==> flow/design.v <==
module PWM_duty_cycle (
    input clk,            
    input rst,            
    input pwm_in,         
    output reg [7:0] duty_cycle   
);
    reg [15:0] high_count, total_count;   
    reg pwm_prev;        
    reg update_flag;     
    reg first_period;    
    always @(posedge clk or posedge rst) begin
        if (rst) begin
            high_count <= 0;
            total_count <= 0;
            duty_cycle <= 0;
            pwm_prev <= 0;
            update_flag <= 0;
            first_period <= 1;   
        end else begin
            total_count <= total_count + 1;
            if (pwm_in) high_count <= high_count + 1;
            if (pwm_prev && ~pwm_in) begin
                if (!first_period && total_count > 0) begin
                    duty_cycle <= (high_count * 100) / total_count;   
                end
                first_period <= 0;   
                high_count <= 0;
                total_count <= 0;
            end
            pwm_prev <= pwm_in;   
        end
    end
endmodule
# --- Reports on PWM_duty_cycle ---
# Module PWM_duty_cycle before and after one edit of its RTL, step after step.
# Lines under "before" count in the file above, lines under "after" in the edited file.
# "change": "after" minus "before" as printed here. "change_rel_pct": 100 x difference / "before".
# Operators: Yosys type, input widths -> output width; for muxes data width and select width s.
# Cell names lack the library's common part.
inputs:
  top_module: "PWM_duty_cycle"
  clock: "clk"
  cell_library: "sky130hd"
  corner: "tt_025C_1v80"

# --- Diff ---
# The edit as a unified diff against the file above.
# A script made this edit. It changes what the design does and was not meant as an optimisation.
# begin of diff
@@ -19,5 +19,5 @@
         end else begin
             total_count <= total_count + 1;
-            if (pwm_in) high_count <= high_count + 1;
+            high_count <= high_count + 1;
             if (pwm_prev && ~pwm_in) begin
                 if (!first_period && total_count > 0) begin
# end of diff

# --- After elaboration ---
# Counts by Yosys on the flattened word-level netlist (proc, flatten, opt, wreduce; memories kept). Register bits leave out memories and registers merged into their read ports (data or address). Print and check cells are left out. Cells with the same type and inputs are merged into one.
word_totals:
  columns: ["element", "before", "after", "change", "change_rel_pct"]
  rows:
  - ["reg_bits", 42, 42, 0, 0.00]
  - ["in_bits", 3, 3, 0, 0.00]
  - ["output_inout_bits", 8, 8, 0, 0.00]
  - ["word_cells", 19, 17, -2, -10.53]
op_classes:
  columns: ["element", "before", "after", "change", "change_rel_pct"]
  rows:
  - ["addsub", 2, 2, 0, 0.00]
  - ["n_mul", 1, 1, 0, 0.00]
  - ["div", 1, 1, 0, 0.00]
  - ["n_cmp", 1, 1, 0, 0.00]
  - ["n_mux", 3, 2, -1, -33.33]
  - ["logic", 1, 1, 0, 0.00]
  - ["reduce_logical", 5, 4, -1, -20.00]
ops:
  columns: ["op", "before", "after", "change", "change_rel_pct"]
  rows:
  - ["$mux 16", 3, 2, -1, -33.33]
  - ["$reduce_bool 2->1", 1, 0, -1, -100.00]
  - ["$add 16x1->16 const B", 2, 2, 0, 0.00]
  - ["$logic_and 1x1->1", 2, 2, 0, 0.00]
  - ["$div 32x16->32", 1, 1, 0, 0.00]
  - ["$gt 16x1->1 const B", 1, 1, 0, 0.00]
  - ["$logic_not 1->1", 1, 1, 0, 0.00]
  - ["$mul 16x5->21 const B", 1, 1, 0, 0.00]
  - ["$not 1->1", 1, 1, 0, 0.00]
  - ["$reduce_and 2->1", 1, 1, 0, 0.00]

# --- Logic depth ---
# Depth = most cells in a row (Yosys ltp): at word level without a register or memory, in the mapped netlist without a sequential cell, where the memories' decode and read muxes count.
logic_depth:
  columns: ["element", "before", "after", "change", "change_rel_pct"]
  rows:
  - ["ltp_word", 3, 3, 0, 0.00]
  - ["abc_area", "0", "0", null, null]
  - ["mapped_depth", 619, 626, 7, 1.13]

# --- Synthesis result ---
# Yosys stat after the flow's synthesis: flattened, memories mapped to cells. It holds for the ABC_AREA given above (unset counts as 0); a run with the other value may have another netlist.
by_type:
  columns: ["type", "before", "after", "change", "change_rel_pct"]
  rows:
  - ["nor3_1", 174, 125, -49, -28.16]
  - ["o21ai_0", 320, 277, -43, -13.44]
  - ["nand3_1", 168, 129, -39, -23.21]
  - ["o21ai_1", 14, 50, 36, 257.14]
  - ["inv_1", 199, 231, 32, 16.08]
  - ["nand2_1", 401, 370, -31, -7.73]
  - ["nand4_1", 124, 93, -31, -25.00]
  - ["xnor2_1", 316, 343, 27, 8.54]
  - ["a21o_1", 223, 243, 20, 8.97]
  - ["clkbuf_1", 73, 53, -20, -27.40]
  - ["clkbuf_8", 23, 3, -20, -86.96]
  - ["a21oi_2", 23, 4, -19, -82.61]
  - ["a21oi_1", 573, 591, 18, 3.14]
  - ["a21o_2", 18, 2, -16, -88.89]
  - ["mux2_2", 115, 100, -15, -13.04]
  - ["a41oi_1", 24, 11, -13, -54.17]
  - ["nor2_1", 594, 606, 12, 2.02]
  - ["o211ai_1", 29, 41, 12, 41.38]
# Not every row of either side is listed.
mapped:
  columns: ["element", "before", "after", "change", "change_rel_pct"]
  rows:
  - ["mapped_cells", 5606, 5340, -266, -4.74]
  - ["mapped_area_um2", 40039.7, 37493.5, -2546.2, -6.36]
  - ["ff_cells", 42, 42, 0, 0.00]
  - ["n_buf", 175, 139, -36, -20.57]

# --- Path before layout ---
# Path of least setup slack by OpenSTA after synthesis, without wires, with an ideal clock, recovery checks aside; 20% of the period is set as input and as output delay. Where synthesis merged equal registers, the netlist keeps one of their names.
synth_timing:
  columns: ["element", "before", "after", "change", "change_rel_pct"]
  rows:
  - ["kind", "reg2reg", "reg2reg", null, null]
  - ["start", "register high_count[2]", "register high_count[2]", null, null]
  - ["end", "register duty_cycle[0]", "register duty_cycle[0]", null, null]
  - ["clock_period_ns", 110.0, 110.0, 0.0, 0.00]
  - ["t_arrival_ns", 100.543, 100.520, -0.023, -0.02]
  - ["t_required_ns", 109.849, 109.862, 0.013, 0.01]
  - ["setup_slack_ns", 9.306, 9.341, 0.035, null]
  - ["path_delay_ns", 100.694, 100.658, -0.036, -0.04]
  - ["driving_pins", 598, 592, -6, -1.00]
  - ["period_less_setup_slack_ns", 100.694, 100.659, -0.035, -0.03]
# "path_delay_ns" is the arrival time less input delay plus setup time.
# "driving_pins": output pins that drive a net of the path, with the launching flip-flop's if there is one; two outputs of one cell count as two.
# "period_less_setup_slack_ns" = period - worst setup slack (recovery checks aside). The figure is calculated, with input and output delays left at 20% of the set period.
# Between the ends stands the longest chain of elaborated cells between them, by number of cells; it is not shown to be the way that was timed. Of several equally long chains one is given.
# A line is the first line of the expression or statement that the cell stems from. Yosys adds cells for indexed reads and writes and turns some case tables into memories.
# A register here has more assigning lines than the two given.
synth_between_before:
  path_cell_list: "dfrtp_1 clkbuf_1 inv_1 ha_1 ha_1 ha_1 inv_1 fa_1 nand2b_1 a21bo_4 a21oi_1 xnor2_1 and4_2 nand3_1 or4_1 a32oi_1 nor2_1 ha_1 (+562 left out) nand3_1 nand4b_2 buf_2 buf_2 nor2_1 a21oi_1 ha_1 a21o_1 a21o_1 a21oi_1 nand2_1 nand2_1 a21oi_1 nor4_1 nand3_1 a211o_1 a2111oi_1 a41oi_1"
  elab_chain_len: 2
  cone_cells: 2
  cone_lines: 1
synth_lines_before:
  columns: ["element", "line", "text"]
  rows:
  - ["start, declared", 7, "reg [15:0] high_count, total_count;"]
  - ["start, assigned", 13, "high_count <= 0;"]
  - ["start, assigned", 21, "if (pwm_in) high_count <= high_count + 1;"]
  - ["$mul 16x5->21", 24, "duty_cycle <= (high_count * 100) / total_count;"]
  - ["$div 32x16->32", 24, null]
  - ["end, assigned", 15, "duty_cycle <= 0;"]
  - ["end, assigned", 24, null]
  - ["end, declared", 5, "output reg [7:0] duty_cycle"]
synth_between_after:
  path_cell_list: "dfrtp_1 buf_6 inv_1 ha_1 ha_1 ha_1 inv_1 fa_1 and2b_1 o2111ai_1 a211o_1 o211a_1 or4_1 or4_1 nor2_4 nor2_1 a21oi_1 ha_1 (+556 left out) inv_1 or4_1 buf_4 buf_6 nor2_1 a21oi_1 ha_1 a21o_1 a21o_1 a21oi_1 nor2_1 a211oi_1 o2111ai_1 nor2_1 o2111ai_1 a221oi_1 o2111a_1 a41oi_1"
  elab_chain_len: 2
  cone_cells: 2
  cone_lines: 1
synth_lines_after:
  columns: ["element", "line", "text"]
  rows:
  - ["start, declared", 7, "reg [15:0] high_count, total_count;"]
  - ["start, assigned", 13, "high_count <= 0;"]
  - ["start, assigned", 21, "high_count <= high_count + 1;"]
  - ["$mul 16x5->21", 24, "duty_cycle <= (high_count * 100) / total_count;"]
  - ["$div 32x16->32", 24, null]
  - ["end, assigned", 15, "duty_cycle <= 0;"]
  - ["end, assigned", 24, null]
  - ["end, declared", 5, "output reg [7:0] duty_cycle"]

# --- Path in the finished layout ---
# Path of least setup slack in the final report of the runs of set A (OpenROAD, finished layout, wires in). Where an end is a register, its clock arrival counts in the times.
layout_timing:
  columns: ["element", "before", "after", "change", "change_rel_pct"]
  rows:
  - ["kind", "reg2reg", "reg2reg", null, null]
  - ["start", "register high_count[9]", "register high_count[2]", null, null]
  - ["end", "register duty_cycle[0]", "register duty_cycle[0]", null, null]
  - ["clock_period_ns", 110.0, 110.0, 0.0, 0.00]
  - ["t_arrival_ns", 102.00, 101.76, -0.24, -0.24]
  - ["t_required_ns", 110.16, 110.15, -0.01, -0.01]
  - ["setup_slack_ns", 8.16, 8.39, 0.23, null]
  - ["driving_pins", 539, 529, -10, -1.86]
# Between the ends stands the longest chain of elaborated cells between them, by number of cells; it is not shown to be the way that was timed. Of several equally long chains one is given.
# A register here has more assigning lines than the two given.
layout_between_before:
  path_cell_list: "dfrtp_1 ha_1 ha_1 fa_1 ha_1 a21oi_2 o21ai_1 or2_2 o211ai_1 nand4_1 nor4_4 buf_4 a41oi_2 xnor2_2 buf_4 inv_4 nor4_4 nand2_1 (+503 left out) nor3_2 nand3_1 nand4b_4 buf_12 nor2_1 a21oi_1 ha_1 a21o_1 a21o_1 a21oi_1 nand2_1 nand2_1 a21oi_1 nor4_1 nand3_1 a211o_1 a2111oi_1 a41oi_1"
  elab_chain_len: 2
  cone_cells: 2
  cone_lines: 1
layout_lines_before:
  columns: ["element", "line", "text"]
  rows:
  - ["start, declared", 7, "reg [15:0] high_count, total_count;"]
  - ["start, assigned", 13, "high_count <= 0;"]
  - ["start, assigned", 21, "if (pwm_in) high_count <= high_count + 1;"]
  - ["$mul 16x5->21", 24, "duty_cycle <= (high_count * 100) / total_count;"]
  - ["$div 32x16->32", 24, null]
  - ["end, assigned", 15, "duty_cycle <= 0;"]
  - ["end, assigned", 24, null]
  - ["end, declared", 5, "output reg [7:0] duty_cycle"]
layout_between_after:
  path_cell_list: "dfrtp_2 clkinvlp_4 ha_1 ha_1 ha_1 inv_1 fa_1 and2b_1 o2111ai_1 a211o_1 o211a_1 or4_1 or4_1 nor2_4 o21ai_1 mux2i_4 nor4_4 a21oi_2 (+493 left out) o21ai_0 nand2_1 a31oi_1 inv_1 or4_4 mux2_1 ha_1 a21o_1 a21o_1 a21oi_1 nor2_1 a211oi_1 o2111ai_1 nor2_1 o2111ai_1 a221oi_1 o2111a_1 a41oi_1"
  elab_chain_len: 2
  cone_cells: 2
  cone_lines: 1
layout_lines_after:
  columns: ["element", "line", "text"]
  rows:
  - ["start, declared", 7, "reg [15:0] high_count, total_count;"]
  - ["start, assigned", 13, "high_count <= 0;"]
  - ["start, assigned", 21, "high_count <= high_count + 1;"]
  - ["$mul 16x5->21", 24, "duty_cycle <= (high_count * 100) / total_count;"]
  - ["$div 32x16->32", 24, null]
  - ["end, assigned", 15, "duty_cycle <= 0;"]
  - ["end, assigned", 24, null]
  - ["end, declared", 5, "output reg [7:0] duty_cycle"]

# --- Layout results ---
# Both versions went through the flow (Yosys, OpenROAD) with the same settings in each pair. Constraints: input delay and output delay 20% of the set period each, output load 0.01 pF.
settings_set_A:
  CORE_UTILIZATION: 40
  period_ns: 110.0
  CAP_MARGIN: 20
  CORE_MARGIN: 2
  SLEW_MARGIN: 20
results_set_A:
  columns: ["element", "before", "after", "change", "change_rel_pct"]
  rows:
  - ["post_synth_area_um2", 40039.7, 37493.5, -2546.2, -6.36]
  - ["final_die_area_um2", 102647.0, 96199.2, -6447.8, -6.28]
  - ["utilization_pct", 42.2, 42.7, 0.5, null]
  - ["setup_ws_ns", 8.161, 8.391, 0.230, null]
  - ["tns_setup_ns", 0.000, 0.000, 0.000, null]
settings_set_B:
  CELL_PAD_IN_SITES_DETAIL_PLACEMENT: 1
  CELL_PAD_IN_SITES_GLOBAL_PLACEMENT: 0
  CORE_UTILIZATION: 24
  CTS_CLUSTER_SIZE: 43
  MIN_ROUTING_LAYER: "met2"
  PLACE_DENSITY_LB_ADDON: 0.09
  SETUP_SLACK_MARGIN: 0.82
  period_ns: 62.0
  CAP_MARGIN: 20
  CORE_MARGIN: 2
  SLEW_MARGIN: 20
results_set_B:
  columns: ["element", "before", "after", "change", "change_rel_pct"]
  rows:
  - ["post_synth_area_um2", 40039.7, 37493.5, -2546.2, -6.36]
  - ["final_die_area_um2", 170115.0, 159401.0, -10714.0, -6.30]
  - ["utilization_pct", 42.5, 44.7, 2.2, null]
  - ["setup_ws_ns", -25.625, -26.508, -0.883, null]
  - ["tns_setup_ns", -114.192, -113.720, 0.472, null]
